==> flow/design.v <==
module APB_INT_Count#(
    parameter DATA_WIDTH = 32,
    parameter ADDR_WIDTH = 16
) 
(
    input  wire                     PCLK,         
    input  wire                     PRESETn,      
    input  wire                     PSEL,         
    input  wire                     PENABLE,      
    input  wire                     PWRITE,       
    input  wire [ADDR_WIDTH-1:0]    PADDR,        
    input  wire [DATA_WIDTH-1:0]    PWDATA,       
    output reg  [DATA_WIDTH-1:0]    PRDATA,       
    output reg                      PREADY,       
    output reg                      PSLVERR,      
    output  wire                    linux_irq,    
    output  wire                    lim_irq,      
    output  wire                    itim_irq,     
    input  wire                     linux_ack,    
    input  wire                     lim_ack,      
    input  wire                     itim_ack      
);
    reg [DATA_WIDTH-1:0] control_regs[0:3];           
    reg [DATA_WIDTH-1:0] linux_count[0:9];            
    reg [DATA_WIDTH-1:0] lim_count[0:9];              
    reg [DATA_WIDTH-1:0] itim_count[0:9];             
    reg invalid_access;   
    always @(posedge PCLK) begin
        if (!PRESETn) begin
            integer x;
            for (x = 0; x < 10; x = x + 1) begin
                linux_count[x] <= {DATA_WIDTH{1'b0}};
            end
        end else if (PSEL && PENABLE && PWRITE && (PADDR == 16'h0010)) begin
            linux_count[0] <= PWDATA;   
        end else if (linux_irq) begin
            linux_count[0] <= linux_count[0] + 1;
        end else if (linux_ack) begin
            integer j;
            for (j = 9; j > 0; j = j - 1) begin
                linux_count[j] <= linux_count[j-1];
            end
            linux_count[0] <= 0;
        end
    end
    always @(posedge PCLK) begin
        if (!PRESETn) begin
            integer y;
            for (y = 0; y < 10; y = y + 1) begin
                lim_count[y] <= {DATA_WIDTH{1'b0}};
            end
        end else if (PSEL && PENABLE && PWRITE && (PADDR == 16'h0040)) begin
            lim_count[0] <= PWDATA;   
        end else if (lim_irq) begin
            lim_count [0] <= lim_count[0] + 1;
        end else if (lim_ack) begin
            integer k;
            for (k = 9; k > 0; k = k - 1) begin 
                lim_count[k] <= lim_count[k-1];
            end
            lim_count[0] <= 0;
        end
    end
    always @(posedge PCLK) begin
        if (!PRESETn) begin
            integer z;
            for (z = 0; z < 10; z = z + 1) begin
                itim_count[z] <= {DATA_WIDTH{1'b0}};
            end
        end else if (PSEL && PENABLE && PWRITE && (PADDR == 16'h0080)) begin
            itim_count[0] <= PWDATA;   
        end else if (itim_irq) begin
            itim_count [0] <= itim_count[0] + 1;
        end else if (itim_ack) begin
            integer l;
            for (l = 9; l > 0; l = l - 1) begin
                itim_count[l] <= itim_count[l-1];
            end
            itim_count[0] <= 0;
        end
    end 
    localparam [31:0] VERSION = 32'h0000_0001;  
    assign linux_irq = control_regs[1][0];
    assign lim_irq = control_regs[2][0];
    assign itim_irq = control_regs[3][0];
    always @(posedge PCLK or negedge PRESETn) begin
        if (!PRESETn) begin
            integer i;
            for (i = 1; i < 4; i = i + 1) control_regs[i] <= {DATA_WIDTH{1'b0}};
            PREADY <= 1'b0;
            PRDATA <= {DATA_WIDTH{1'b0}};
            PSLVERR <= 1'b0;
            invalid_access <= 1'b0;
        end else begin
            PREADY <= 1'b1;
            PSLVERR <= 1'b0;
            if (linux_ack) begin
                control_regs[1][0] <= 0;
            end
            if (lim_ack) begin
                control_regs[2][0] <= 0;
            end            
            if (itim_ack) begin
                control_regs[3][0] <= 0;
            end
            invalid_access <= 1'b0;
            if (PSEL && PENABLE) begin
                if (PWRITE) begin  
                    case (PADDR)
                        16'h0000, 16'h0004, 16'h0008, 16'h000C:
                            control_regs[(PADDR >> 2)] <= PWDATA;
                        16'h0010, 16'h0040, 16'h0080: ;  
                        default: begin
                            invalid_access <= 1'b1;   
                        end
                    endcase
                end else begin
                    case (PADDR)
                        16'h0000: PRDATA <= VERSION;
                        16'h0004, 16'h0008, 16'h000C: PRDATA <= control_regs[(PADDR >> 2)];
                        16'h0010: PRDATA <= linux_count[0];
                        16'h0014: PRDATA <= linux_count[1];
                        16'h0018: PRDATA <= linux_count[2];
                        16'h001C: PRDATA <= linux_count[3];
                        16'h0020: PRDATA <= linux_count[4];
                        16'h0024: PRDATA <= linux_count[5];
                        16'h0028: PRDATA <= linux_count[6];
                        16'h002C: PRDATA <= linux_count[7];
                        16'h0030: PRDATA <= linux_count[8];
                        16'h0034: PRDATA <= linux_count[9];
                        16'h0040: PRDATA <= lim_count[0];
                        16'h0044: PRDATA <= lim_count[1];
                        16'h0048: PRDATA <= lim_count[2];
                        16'h004C: PRDATA <= lim_count[3];
                        16'h0050: PRDATA <= lim_count[4];
                        16'h0054: PRDATA <= lim_count[5];
                        16'h0058: PRDATA <= lim_count[6];
                        16'h005C: PRDATA <= lim_count[7];
                        16'h0060: PRDATA <= lim_count[8];
                        16'h0064: PRDATA <= lim_count[9];
                        16'h0080: PRDATA <= itim_count[0];
                        16'h0084: PRDATA <= itim_count[1];
                        16'h0088: PRDATA <= itim_count[2];
                        16'h008C: PRDATA <= itim_count[3];
                        16'h0090: PRDATA <= itim_count[4];
                        16'h0094: PRDATA <= itim_count[5];
                        16'h0098: PRDATA <= itim_count[6];
                        16'h009C: PRDATA <= itim_count[7];
                        16'h00A0: PRDATA <= itim_count[8];
                        16'h00A4: PRDATA <= itim_count[9];
                        default: begin
                            PRDATA <= {DATA_WIDTH{1'b0}};   
                            invalid_access <= 1'b1;         
                        end
                    endcase
                end 
                if (invalid_access) begin
                    PSLVERR <= 1'b1;
                    PREADY <= 1'b0;   
                end else begin
                    PSLVERR <= 1'b0;
                    PREADY <= 1'b1;   
                end
            end else begin
                    PREADY <= 1'b0;   
            end
        end
    end
endmodule
Memo
Re: synthesis data of APB_INT_Count

[Reports on APB_INT_Count]
Tool output for the design above before and after an edit, in the order of the flow.
"original" refers to lines of the RTL above, "edited" to lines of the edited file.
"change": "edited" minus "original" as printed here. "relative change": 100 x difference / "original".
Library cell names are shortened.
A cell with n/a has no value.
Inputs
  top: APB_INT_Count
  clock: PCLK
  standard-cell library: sky130hd
  corner: tt_025C_1v80

[Edit of the RTL]
The edit as a unified diff against the file above.
The edited RTL no longer does the same as the RTL above: the edit was made by script, with no optimisation intended.
begin of diff
@@ -23,5 +23,5 @@
     reg [DATA_WIDTH-1:0] control_regs[0:3];           
     reg [DATA_WIDTH-1:0] linux_count[0:9];            
-    reg [DATA_WIDTH-1:0] lim_count[0:9];              
+    reg [DATA_WIDTH/2-1:0] lim_count[0:9];              
     reg [DATA_WIDTH-1:0] itim_count[0:9];             
     reg invalid_access;   
end of diff

[Elaborated design]
Yosys after proc, flatten, opt, wreduce and memory -nomap, before mapping. Print and check cells are not counted. Equal cells are merged and count once.
Operators by class
  add/subtract/negate cells: original 3, edited 3, change 0, relative change 0.00%
  equality and inequality tests: original 36, edited 36, change 0, relative change 0.00%
  mux-type cells: original 34, edited 34, change 0, relative change 0.00%
  bitwise gates (word level): original 7, edited 7, change 0, relative change 0.00%
  reduce/logical cells: original 22, edited 22, change 0, relative change 0.00%
Operator list
  two-way mux 32 bit: original 9, edited 6, change -3, relative change -33.33%
  two-way mux 16 bit: original 0, edited 3, change +3
  adder 32 x 1 -> 32 bit with constant B: original 3, edited 2, change -1, relative change -33.33%
  adder 16 x 1 -> 16 bit with constant B: original 0, edited 1, change +1
Operator kinds equal on both sides are left out: 24.
Word-level totals
  register bits: original 1123, edited 963, change -160, relative change -14.25%
  output and inout port bits: original 37, edited 37, change 0, relative change 0.00%
  word-level cells: original 143, edited 143, change 0, relative change 0.00%

[Longest topological paths]
Depth = most cells in a row (Yosys ltp): at word level without a register or memory, in the mapped netlist without a sequential cell, where the memories' decode and read muxes count.
Depth
  depth in word-level cells: original 5, edited 5, change 0, relative change 0.00%
  ABC_AREA: original 0, edited 0
  mapped depth: original 12, edited 10, change -2, relative change -16.67%
  depth with buffers taken out: original 8, edited 7, change -1, relative change -12.50%

[Netlist]
Yosys stat after the flow's synthesis: flattened, memories mapped to cells. It holds for the ABC_AREA given above (unset counts as 0); a run with the other value may have another netlist.
Synthesis totals
  cells in the netlist: original 5902, edited 4910, change -992, relative change -16.81%
  chip area (Yosys) (µm²): original 47220.3, edited 40496.3, change -6724.0, relative change -14.24%
  sequential area (µm²): original 22496.6, edited 19293.5, change -3203.1, relative change -14.24%
  flip-flops: original 1091, edited 931, change -160, relative change -14.67%
  buffers: original 500, edited 428, change -72, relative change -14.40%
Cell types
  nand2_1: original 1948, edited 1535, change -413, relative change -21.20%
  a21oi_1: original 974, edited 803, change -171, relative change -17.56%
  dfxtp_1: original 960, edited 800, change -160, relative change -16.67%
  nor2_1: original 110, edited 68, change -42, relative change -38.18%
  o21ai_0: original 119, edited 80, change -39, relative change -32.77%
  buf_2: original 210, edited 175, change -35, relative change -16.67%
  mux2_2: original 95, edited 128, change +33, relative change +34.74%
  a221oi_1: original 74, edited 107, change +33, relative change +44.59%
  a22oi_1: original 244, edited 212, change -32, relative change -13.11%
  a222oi_1: original 44, edited 12, change -32, relative change -72.73%
  clkbuf_1: original 252, edited 221, change -31, relative change -12.30%
  nand3_1: original 95, edited 66, change -29, relative change -30.53%
  nor4_1: original 45, edited 16, change -29, relative change -64.44%
  mux2i_1: original 36, edited 12, change -24, relative change -66.67%
  nor3_1: original 42, edited 22, change -20, relative change -47.62%
  o22a_1: original 0, edited 19, change +19
  o221ai_1: original 1, edited 17, change +16, relative change +1600.00%
  o21ai_1: original 14, edited 1, change -13, relative change -92.86%
Cell types equal on both sides are left out: 12.
Not every row of either side is listed.

[Worst setup path after synthesis]
OpenSTA on the mapped netlist: ideal clock, no wires. The path of least setup slack (recovery checks aside). Input and output delay are each 20% of the period. Register names are those of the netlist, which keeps one name where synthesis merged equal registers.
Path after synthesis
  path kind: original input port to flip-flop, edited input port to flip-flop
  start point: original input port PADDR[0], edited input port PADDR[1]
  end point: original register itim_count[8][10], edited register linux_count[1][28]
  clock period (ns): original 10.0, edited 10.0, change 0.0, relative change 0.00%
  library setup time (ns): original 0.132, edited 0.132, change 0.000
  data arrival time (ns): original 4.212, edited 3.877, change -0.335, relative change -7.95%
  path slack (ns): original 5.656, edited 5.991, change +0.335
  delay of the path (ns): original 2.344, edited 2.009, change -0.335, relative change -14.29%
  stages on the path: original 11, edited 9, change -2, relative change -18.18%
  synthesis period reached (ns): original 4.344, edited 4.009, change -0.335, relative change -7.71%
"delay of the path" is the arrival time less input delay plus setup time.
"stages on the path" counts driving pins, that of a launching flip-flop among them; a cell with two outputs on the path counts twice.
"synthesis period reached" is the clock period less the worst setup slack; recovery checks do not enter. This is arithmetic on one report: input and output delays are still those of the set period (20% each).
The rows between start and end are the longest chain of elaborated cells between them; the timing report does not say that the signal goes this way. Where chains are equally long, one stands for them.
Each line given opens the expression or statement behind the cell; cells for indexed reads and writes are added by Yosys, which also makes memories of some case tables.
Between the ends, after synthesis, original
  cell sequence: clkbuf_1 > or4_1 > buf_2 > or3_1 > buf_2 > nor3_4 > nor2_2 > buf_2 > buf_2 > nand2_1 > a21oi_1
  cells in the longest elaborated chain: 4
Ends and longest elaborated chain, after synthesis, original
  from (decl): RTL line 11  | input  wire [ADDR_WIDTH-1:0]    PADDR,
  equality test 16 x 8 -> 1 bit: RTL line 70  | end else if (PSEL && PENABLE && PWRITE && (PADDR == 16'h0080)) begin
  logical AND 1 bit: RTL line 70
  NOT 1 bit
  AND reduction 3 bit
  to (assign): RTL line 68  | itim_count[z] <= {DATA_WIDTH{1'b0}};
  to (assign): RTL line 77  | itim_count[l] <= itim_count[l-1];
  to (decl): RTL line 26  | reg [DATA_WIDTH-1:0] itim_count[0:9];
Between the ends, after synthesis, edited
  cell sequence: buf_2 > or4_4 > nor3_4 > buf_2 > a31oi_2 > clkbuf_1 > buf_2 > nand2_1 > a21oi_1
  cells in the longest elaborated chain: 4
Ends and longest elaborated chain, after synthesis, edited
  from (decl): RTL line 11  | input  wire [ADDR_WIDTH-1:0]    PADDR,
  equality test 16 x 5 -> 1 bit: RTL line 34  | end else if (PSEL && PENABLE && PWRITE && (PADDR == 16'h0010)) begin
  logical AND 1 bit: RTL line 34
  NOT 1 bit
  AND reduction 3 bit
  to (assign): RTL line 32  | linux_count[x] <= {DATA_WIDTH{1'b0}};
  to (assign): RTL line 41  | linux_count[j] <= linux_count[j-1];
  to (decl): RTL line 24  | reg [DATA_WIDTH-1:0] linux_count[0:9];

[Worst path after layout]
From the final timing report of each run of pair A: the path of least setup slack in the routed layout; clock arrival at registers is part of the times.
Path post-layout
  path kind: original input port to flip-flop, edited input port to flip-flop
  start point: original input port PADDR[1], edited input port PADDR[7]
  end point: original register itim_count[7][9], edited register PRDATA[16]
  clock period (ns): original 6.76, edited 6.76, change 0.00, relative change 0.00%
  library setup time (ns): original 0.15, edited 0.06, change -0.09
  data arrival time (ns): original 5.51, edited 5.27, change -0.24, relative change -4.36%
  path slack (ns): original 1.81, edited 2.12, change +0.31
  stages on the path: original 9, edited 9, change 0, relative change 0.00%
The rows between start and end are the longest chain of elaborated cells between them; the timing report does not say that the signal goes this way. Where chains are equally long, one stands for them.
A register here has more assigning lines than the two given.
Between the ends, post-layout, original
  cell sequence: clkdlybuf4s50_1 > or4_1 > or3_1 > nor3_4 > buf_4 > nor2_4 > buf_12 > nand2_1 > a21oi_1
  cells in the longest elaborated chain: 4
Ends and longest elaborated chain, post-layout, original
  from (decl): RTL line 11  | input  wire [ADDR_WIDTH-1:0]    PADDR,
  equality test 16 x 8 -> 1 bit: RTL line 70  | end else if (PSEL && PENABLE && PWRITE && (PADDR == 16'h0080)) begin
  logical AND 1 bit: RTL line 70
  NOT 1 bit
  AND reduction 3 bit
  to (assign): RTL line 68  | itim_count[z] <= {DATA_WIDTH{1'b0}};
  to (assign): RTL line 77  | itim_count[l] <= itim_count[l-1];
  to (decl): RTL line 26  | reg [DATA_WIDTH-1:0] itim_count[0:9];
Between the ends, post-layout, edited
  cell sequence: clkdlybuf4s50_1 > nor4bb_4 > buf_4 > and4_2 > buf_4 > a22o_1 > a221oi_1 > nand4_1 > o22a_1
  cells in the longest elaborated chain: 3
Ends and longest elaborated chain, post-layout, edited
  from (decl): RTL line 11  | input  wire [ADDR_WIDTH-1:0]    PADDR,
  equality test 16 x 3 -> 1 bit: RTL line 118  | case (PADDR)
  OR reduction 3 bit: RTL line 118
  case mux 32 bit (select 32 bit): RTL line 118
  to (assign): RTL line 120  | 16'h0004, 16'h0008, 16'h000C: PRDATA <= control_regs[(PADDR >> 2)];
  to (assign): RTL line 121  | 16'h0010: PRDATA <= linux_count[0];
  to (decl): RTL line 13  | output reg  [DATA_WIDTH-1:0]    PRDATA,

[Layout results]
Runs of the flow (Yosys, OpenROAD) on both versions; the two runs of a pair have the same settings. The constraints put input and output delay at 20% of the set period each and load the outputs with 0.01 pF.
Flow settings, pair A
  CORE_UTILIZATION: 40
  period_ns: 6.76
  CAP_MARGIN: 20
  CORE_MARGIN: 2
  SLEW_MARGIN: 20
Measured results, pair A
  netlist area reported by Yosys (µm²): original 47220.3, edited 40496.3, change -6724.0, relative change -14.24%
  die size (µm²): original 120815.0, edited 103803.0, change -17012.0, relative change -14.08%
  std-cell area (final layout) (µm²): original 53390.0, edited 45765.1, change -7624.9, relative change -14.28%
  utilization in the final report (%): original 45.4, edited 45.6, change +0.2
  setup slack of the critical path (ns): original 1.811, edited 2.115, change +0.304
  total negative setup slack (ns): original 0.000, edited 0.000, change 0.000
  lowest hold slack (ns): original 0.424, edited 0.428, change +0.004
  power consumption (uW): original 13480, edited 11754, change -1726, relative change -12.80%
  achieved period (ns): original 4.949, edited 4.645, change -0.304, relative change -6.14%
Flow settings, pair B
  ABC_AREA: 0
  CELL_PAD_IN_SITES_DETAIL_PLACEMENT: 1
  CORE_ASPECT_RATIO: 0.72
  CORE_UTILIZATION: 44
  CTS_CLUSTER_DIAMETER: 317
  CTS_CLUSTER_SIZE: 30
  GPL_ROUTABILITY_DRIVEN: 0
  MIN_ROUTING_LAYER: met1
  PLACE_DENSITY_LB_ADDON: 0.05
  TNS_END_PERCENT: 60
  period_ns: 6.76
  CAP_MARGIN: 20
  CORE_MARGIN: 2
  SLEW_MARGIN: 20
Measured results, pair B
  netlist area reported by Yosys (µm²): original 47220.3, edited 40496.3, change -6724.0, relative change -14.24%
  die size (µm²): original 109991.0, edited 94513.0, change -15478.0, relative change -14.07%
  std-cell area (final layout) (µm²): original 50763.7, edited 43367.8, change -7395.9, relative change -14.57%
  utilization in the final report (%): original 47.9, edited 47.5, change -0.4
  setup slack of the critical path (ns): original 2.015, edited 2.343, change +0.328
  total negative setup slack (ns): original 0.000, edited 0.000, change 0.000
  lowest hold slack (ns): original 0.459, edited 0.439, change -0.020
  power consumption (uW): original 10440, edited 9165, change -1275, relative change -12.21%
  achieved period (ns): original 4.745, edited 4.417, change -0.328, relative change -6.91%
"achieved period" is the run's clock period less its worst setup slack. It is reckoned from that one timing run; input and output delays stay at 20% of the period that was set.
"power consumption" rests on the timing tool's default activity at the inputs, not on a simulated workload.
